==> flow/design.v <==
`default_nettype none
module cordic
( input  var [15:0] i_qph  
, output var [15:0] o_sin  
);
logic [15:0] i_x;
logic [15:0] i_y;
always_comb i_x = i_qph[15] ? 16'h0000 : 16'hDBD9;
always_comb i_y = i_qph[15] ? 16'hDBD9 : 16'h0000;
logic [22:0] cordic_angle [0:18];
always_comb cordic_angle[ 0] = 23'h25C80A;  
always_comb cordic_angle[ 1] = 23'h13F670;  
always_comb cordic_angle[ 2] = 23'h0A2223;  
always_comb cordic_angle[ 3] = 23'h05161A;  
always_comb cordic_angle[ 4] = 23'h028BAF;  
always_comb cordic_angle[ 5] = 23'h0145EC;  
always_comb cordic_angle[ 6] = 23'h00A2F8;  
always_comb cordic_angle[ 7] = 23'h00517C;  
always_comb cordic_angle[ 8] = 23'h0028BE;  
always_comb cordic_angle[ 9] = 23'h00145F;  
always_comb cordic_angle[10] = 23'h000A2F;  
always_comb cordic_angle[11] = 23'h000517;  
always_comb cordic_angle[12] = 23'h00028B;  
always_comb cordic_angle[13] = 23'h000145;  
always_comb cordic_angle[14] = 23'h0000A2;  
always_comb cordic_angle[15] = 23'h000051;  
always_comb cordic_angle[16] = 23'h000028;  
always_comb cordic_angle[17] = 23'h000014;  
always_comb cordic_angle[18] = 23'h00000A;  
/*verilator lint_off UNOPTFLAT*/
logic [18:0] x [0:19];
logic [18:0] y [0:19];
logic [22:0] p [0:19];
/*verilator lint_on UNOPTFLAT*/
always_comb x[0] = {1'b0, i_x, {2{1'b0}}};
always_comb y[0] = {1'b0, i_y, {2{1'b0}}};
always_comb p[0] = {i_qph, {7{1'b0}}};
/*verilator lint_off ALWCOMBORDER*/
for (genvar i = 0; i < 19; i = i + 1) begin: l_cordic_steps
  always_comb
    if (p[i][22]) begin
      x[i+1] = x[i] + (y[i] >>> (i+1));
      y[i+1] = y[i] - (x[i] >>> (i+1));
      p[i+1] = p[i] + cordic_angle[i];
    end else begin
      x[i+1] = x[i] - (y[i] >>> (i+1));
      y[i+1] = y[i] + (x[i] >>> (i+1));
      p[i+1] = p[i] - cordic_angle[i];
    end
end
/*verilator lint_on ALWCOMBORDER*/
always_comb
  if (i_qph > 16'd65508)   o_sin = 16'hFFFE;
  else if (i_qph < 16'd32) o_sin = i_qph + (i_qph >> 1);
  else                     o_sin = y[19][17:2];
endmodule
`default_nettype none
module saw2sin
( input  var        i_clk
, input  var [15:0] i_saw
, output var [15:0] o_sin
);
logic invert;
always_comb invert = i_saw[15];
logic reverse;
always_comb reverse = i_saw[14];
logic [15:0] qsaw;
always_comb qsaw = reverse
  ? {~i_saw[13:0], 2'b11}  
  : {i_saw[13:0], 2'b01};  
logic [15:0] qsin;
cordic cordic
( .i_qph (qsaw)
, .o_sin (qsin)
);
logic [16:0] sin;
always_ff @(posedge i_clk) sin <= reverse
  ? (invert ? ~{1'b1, qsin[15:0]}           
            : {1'b1, qsin[15:0]} + 17'd1)   
  : (invert ? ~{1'b1, qsin[15:0]} + 17'd2   
            : {1'b1, qsin[15:0]} + 17'd0);  
always_comb o_sin = sin[16:1];
endmodule
# Tool chain data of saw2sin
# Tool output for the design above, in the order of the flow.
# Line numbers count from 1 in the design file above.
# Cell names lack the library's common part.
# Not given: --
# setup
top,saw2sin
clk_port,i_clk
cell_library,sky130hd
pvt_corner,tt_025C_1v80

# Word level
# Yosys after proc, flatten, opt, wreduce and memory -nomap, before mapping. Enables and synchronous resets that opt folds into registers are not counted as muxes. Print and check cells are not counted. Equal cells are merged and count once.
# bits
elab_cells,172
reg_bits,17
output_inout_bits,16
in_bits,17
# classes
muxes,60
logic,2
addsub,107
n_cmp,2
# op_table
operator,n
19-bit two-way mux,33
23-bit two-way mux,17
16-bit two-way mux,5
17-bit two-way mux,3
18-bit by 17-bit adder with 19-bit output,2
18-bit by 17-bit subtractor with 19-bit output,2
19-bit by 10-bit adder with 19-bit output,2
19-bit by 10-bit subtractor with 19-bit output,2
19-bit by 11-bit adder with 19-bit output,2
19-bit by 11-bit subtractor with 19-bit output,2
19-bit by 12-bit adder with 19-bit output,2
19-bit by 12-bit subtractor with 19-bit output,2
19-bit by 13-bit adder with 19-bit output,2
19-bit by 13-bit subtractor with 19-bit output,2
19-bit by 14-bit adder with 19-bit output,2
19-bit by 14-bit subtractor with 19-bit output,2
19-bit by 15-bit adder with 19-bit output,2
19-bit by 15-bit subtractor with 19-bit output,2
19-bit by 16-bit adder with 19-bit output,2
19-bit by 16-bit subtractor with 19-bit output,2
19-bit by 17-bit adder with 19-bit output,2
19-bit by 17-bit subtractor with 19-bit output,2
19-bit by 3-bit adder with 19-bit output,2
19-bit by 3-bit subtractor with 19-bit output,2
19-bit by 4-bit adder with 19-bit output,2
19-bit by 4-bit subtractor with 19-bit output,2
19-bit by 5-bit adder with 19-bit output,2
19-bit by 5-bit subtractor with 19-bit output,2
# Other operator kinds: 56; their cells: 65.

# Longest topological paths
# Longest topological path by Yosys (ltp), each cell counted once; first at word level (registers and memories cut), then after technology mapping (sequential cells cut; the memories' decode and read muxes count).
# depth
ltp_word,45
ABC_AREA,0
mapped_depth,347
mapped_depth_nobuf,320

# Synthesis result
# Yosys stat after the flow's synthesis: flattened, memories mapped to cells. It holds for the ABC_AREA given above (unset counts as 0); a run with the other value may have another netlist.
# Totals and module areas in this step are rounded.
# types
cell,n,area_total_um2
ha_1,933,1.17E+04
xnor2_1,624,5.47E+03
a21oi_1,639,3.2E+03
xor2_1,287,2.51E+03
inv_1,577,2.17E+03
o21bai_1,281,2.11E+03
a21o_1,262,1.97E+03
nor2_1,473,1.78E+03
o21ai_0,346,1.73E+03
nand2_1,291,1.09E+03
fa_1,35,700.672
nand2b_1,110,688.16
nor2b_1,90,563.04
nor3_1,112,560.538
o21a_1,61,457.939
a31oi_1,69,431.664
a21boi_0,53,397.882
nand3_1,76,380.365
# Not listed: further types 108, cells in them 742.
# synth_totals
mapped_cells,6061
yosys_area_um2,44100
seq_area_um2,320
ff_cells,16
buffers,104
# The figures by module come from a second, unflattened synthesis with its own total; it is not the netlist above.
# unflattened
cells_unflattened,5877
hier_area_um2,43000
# Each row is one instance without its submodules.
# by_module
mod,mod_seq_area_um2,n_cells,area_um2,instances
cordic,0.0,5755,41900,1
saw2sin,320,122,1100,1

# Timing after synthesis
# Source: OpenSTA report_checks on the synthesized netlist (no wires, ideal clock, input and output delay 20% of the period each), path of least setup slack; recovery checks are left aside. Register names are those of the netlist, which keeps one name where synthesis merged equal registers.
# synth_path
path_type,input to register
from,in i_saw[13]
to,reg sin[16]
path_buffers,31
t_arrival_ps,73189
t_first_pin_ps,14000
input_delay_ps,14000
path_stages,336
setup_ps,59
required_ps,69941
clock_period_ps,70000
path_delay_ps,59248
path_slack_ps,-3248
synth_period_reached_ps,73248
# "path_delay_ps" is the arrival time less input delay plus setup time.
# "path_stages" counts driving pins, that of a launching flip-flop among them; a cell with two outputs on the path counts twice.
# "synth_period_reached_ps" = period - worst setup slack (recovery checks aside). The figure is calculated, with input and output delays left at 20% of the set period.
# Between the ends stands the longest chain of elaborated cells between them, by number of cells; it is not shown to be the way that was timed. Of several equally long chains one is given.
# Each line given opens the expression or statement behind the cell; cells for indexed reads and writes are added by Yosys, which also makes memories of some case tables.
# synth_between
cell_sequence,buf_4 -> xnor2_2 -> buf_4 -> clkbuf_1 -> inv_1 -> ha_1 -> buf_1 -> nand3_1 -> nor4_1 -> mux2i_1 -> and2_1 -> nand2_2 -> clkinv_2 -> ha_1 -> nand4_1 -> or3_4 -> a2bb2oi_4 -> nand2_4 -> (+300 left out) -> a21oi_1 -> nor2b_1 -> o21ai_0 -> ha_1 -> clkbuf_1 -> a21oi_1 -> nor2b_1 -> a2111oi_0 -> nor2_1 -> nor2_1 -> nor2b_1 -> a31oi_1 -> inv_1 -> or4_1 -> a311oi_2 -> and3b_1 -> a41oi_1 -> and2_1
elab_chain_len,45
cells_between,171
cone_classes,add/sub: 107; compare: 2; mux: 60; logic: 2
# synth_lines
element,line_no,rtl
from (decl),60,", input  var [15:0] i_saw"
14-bit inverter,69,"? {~i_saw[13:0], 2'b11}"
16-bit two-way mux,68,always_comb qsaw = reverse
16-bit two-way mux,8,always_comb i_x = i_qph[15] ? 16'h0000 : 16'hDBD9;
18-bit by 17-bit subtractor with 19-bit output,46,x[i+1] = x[i] - (y[i] >>> (i+1));
19-bit two-way mux,41,if (p[i][22]) begin
19-bit by 17-bit adder with 19-bit output,47,y[i+1] = y[i] + (x[i] >>> (i+1));
19-bit two-way mux,41,
(+31 left out),--,
18-bit two-way mux,41,
16-bit two-way mux,54,else if (i_qph < 16'd32) o_sin = i_qph + (i_qph >> 1);
16-bit two-way mux,53,if (i_qph > 16'd65508)   o_sin = 16'hFFFE;
17-bit inverter,80,": (invert ? ~{1'b1, qsin[15:0]} + 17'd2"
17-bit by 2-bit adder with 17-bit output,80,
17-bit two-way mux,80,
17-bit two-way mux,77,always_ff @(posedge i_clk) sin <= reverse
to (assign),77,
to (decl),76,logic [16:0] sin;

# Worst path after layout
# From the final timing report of record 1: the path of least setup slack in the routed layout; clock arrival at registers is part of the times.
# The report prints the path's times to 10 ps; the period is as set.
# layout_path
path_type,input to register
from,in i_saw[11]
to,reg sin[14]
setup_ps,70
clock_period_ps,76400
t_arrival_ps,68480
input_delay_ps,15280
path_slack_ps,8100
required_ps,76580
path_stages,282
path_buffers,7
t_first_pin_ps,15280
# Between the ends stands the longest chain of elaborated cells between them, by number of cells; it is not shown to be the way that was timed. Of several equally long chains one is given.
# layout_between
cell_sequence,clkdlybuf4s50_1 -> xor2_4 -> ha_2 -> nand3_1 -> nor4_2 -> mux2i_1 -> and2_4 -> nand2_8 -> ha_4 -> clkinvlp_4 -> o21ai_0 -> a21oi_1 -> o21bai_1 -> a21oi_2 -> nor2b_1 -> o21ai_0 -> nand2b_1 -> a31oi_2 -> (+246 left out) -> a21oi_1 -> a31oi_2 -> xnor2_2 -> o21ai_4 -> buf_4 -> ha_1 -> nand2_1 -> nand2_1 -> a21oi_1 -> nor2b_1 -> o21ai_2 -> nand3_1 -> mux2i_1 -> or4_1 -> nor4_2 -> a31oi_1 -> a41oi_1 -> xnor2_1
elab_chain_len,43
cells_between,159
cone_classes,add/sub: 99; compare: 2; mux: 56; logic: 2
# layout_lines
element,line_no,rtl
from (decl),60,", input  var [15:0] i_saw"
14-bit inverter,69,"? {~i_saw[13:0], 2'b11}"
16-bit two-way mux,68,always_comb qsaw = reverse
23-bit by 22-bit subtractor with 23-bit output,48,p[i+1] = p[i] - cordic_angle[i];
23-bit two-way mux,41,if (p[i][22]) begin
19-bit two-way mux,41,
19-bit by 16-bit adder with 19-bit output,47,y[i+1] = y[i] + (x[i] >>> (i+1));
19-bit two-way mux,41,
(+29 left out),--,
18-bit two-way mux,41,
16-bit two-way mux,54,else if (i_qph < 16'd32) o_sin = i_qph + (i_qph >> 1);
16-bit two-way mux,53,if (i_qph > 16'd65508)   o_sin = 16'hFFFE;
17-bit inverter,80,": (invert ? ~{1'b1, qsin[15:0]} + 17'd2"
17-bit by 2-bit adder with 17-bit output,80,
17-bit two-way mux,80,
17-bit two-way mux,77,always_ff @(posedge i_clk) sin <= reverse
to (assign),77,
to (decl),76,logic [16:0] sin;

Measured data: module saw2sin, platform sky130hd, 2 stored runs of the flow under differing settings, order arbitrary. Input and output delays are each 20% of the period that was set; the output load is 0.01 pF.
"achieved_period_ps" is the run's clock period less its worst setup slack. It is reckoned from that one timing run; input and output delays stay at 20% of the period that was set.
By "worst_setup_path_time_ps" is meant the share of the clock period that the worst setup path is allowed (20% is reserved at inputs, 20% at outputs), minus its slack. Clock arrival times at its registers enter into it.
"worst_setup_path_time_ps" is given in steps of 10 ps.
The results are shown rounded.

Record 1, flow files:
==> flow/run.sh <==
#!/bin/bash
# the make line also repeats the synthesis and layout settings of config.mk as NAME=value (left out here)
make -C /OpenROAD-flow-scripts/flow DESIGN_CONFIG=/design/flow/config.mk WORK_HOME=/design/flow/orfs CLKGATE_MAP_FILE= finish
==> flow/config.mk <==
export PLATFORM = sky130hd
export DESIGN_NAME = saw2sin
export DESIGN_NICKNAME = saw2sin
export VERILOG_FILES = /design/flow/design.v
export SDC_FILE = /design/flow/constraint.sdc
export NUM_CORES = 4
export LEC_CHECK = 0
export CAP_MARGIN = 20
export CELL_PAD_IN_SITES_DETAIL_PLACEMENT = 1
export CELL_PAD_IN_SITES_GLOBAL_PLACEMENT = 0
export CORE_MARGIN = 7
export CORE_UTILIZATION = 30
export CTS_CLUSTER_DIAMETER = 250
export CTS_CLUSTER_SIZE = 48
export PLACE_DENSITY_LB_ADDON = 0.16
export SETUP_SLACK_MARGIN = 5.0
export SLEW_MARGIN = 40
==> flow/constraint.sdc <==
create_clock -name core_clock -period 76.4 [get_ports {i_clk}]
set_input_delay 15.2800 -clock core_clock [delete_from_list [all_inputs] [get_ports {i_clk}]]
set_output_delay 15.2800 -clock core_clock [all_outputs]
set_load 0.01 [all_outputs]

==> results of record 1, as CSV <==
result,value
ys_area_um2,44100
hold_worst_slack_ps,15600
final_stdcell_area_um2,50800
worst_setup_path_time_ps,53020
timing.worst_path_kind,"input to register"
final_util_pct,34.8
final_setup_ws_ps,8100
timing.setup.tns_ps,0
achieved_period_ps,68302
die_um2,158000

Record 2, flow files:
==> flow/run.sh <==
#!/bin/bash
# the make line also repeats the synthesis and layout settings of config.mk as NAME=value (left out here)
make -C /OpenROAD-flow-scripts/flow DESIGN_CONFIG=/design/flow/config.mk WORK_HOME=/design/flow/orfs CLKGATE_MAP_FILE= finish
==> flow/config.mk <==
export PLATFORM = sky130hd
export DESIGN_NAME = saw2sin
export DESIGN_NICKNAME = saw2sin
export VERILOG_FILES = /design/flow/design.v
export SDC_FILE = /design/flow/constraint.sdc
export NUM_CORES = 4
export LEC_CHECK = 0
export ABC_AREA = 1
export CAP_MARGIN = 25
export CELL_PAD_IN_SITES_DETAIL_PLACEMENT = 2
export CELL_PAD_IN_SITES_GLOBAL_PLACEMENT = 1
export CORE_ASPECT_RATIO = 1.35
export CORE_MARGIN = 2
export CORE_UTILIZATION = 28
export CTS_CLUSTER_SIZE = 60
export GPL_ROUTABILITY_DRIVEN = 1
export GPL_TIMING_DRIVEN = 1
export HOLD_SLACK_MARGIN = -0.09
export MIN_ROUTING_LAYER = met2
export PLACE_DENSITY = 0.83
export SETUP_SLACK_MARGIN = 2.98
export SLEW_MARGIN = 20
==> flow/constraint.sdc <==
create_clock -name core_clock -period 55.4 [get_ports {i_clk}]
set_input_delay 11.0800 -clock core_clock [delete_from_list [all_inputs] [get_ports {i_clk}]]
set_output_delay 11.0800 -clock core_clock [all_outputs]
set_load 0.01 [all_outputs]

Record 2: no results, routing failed with GRT-0116
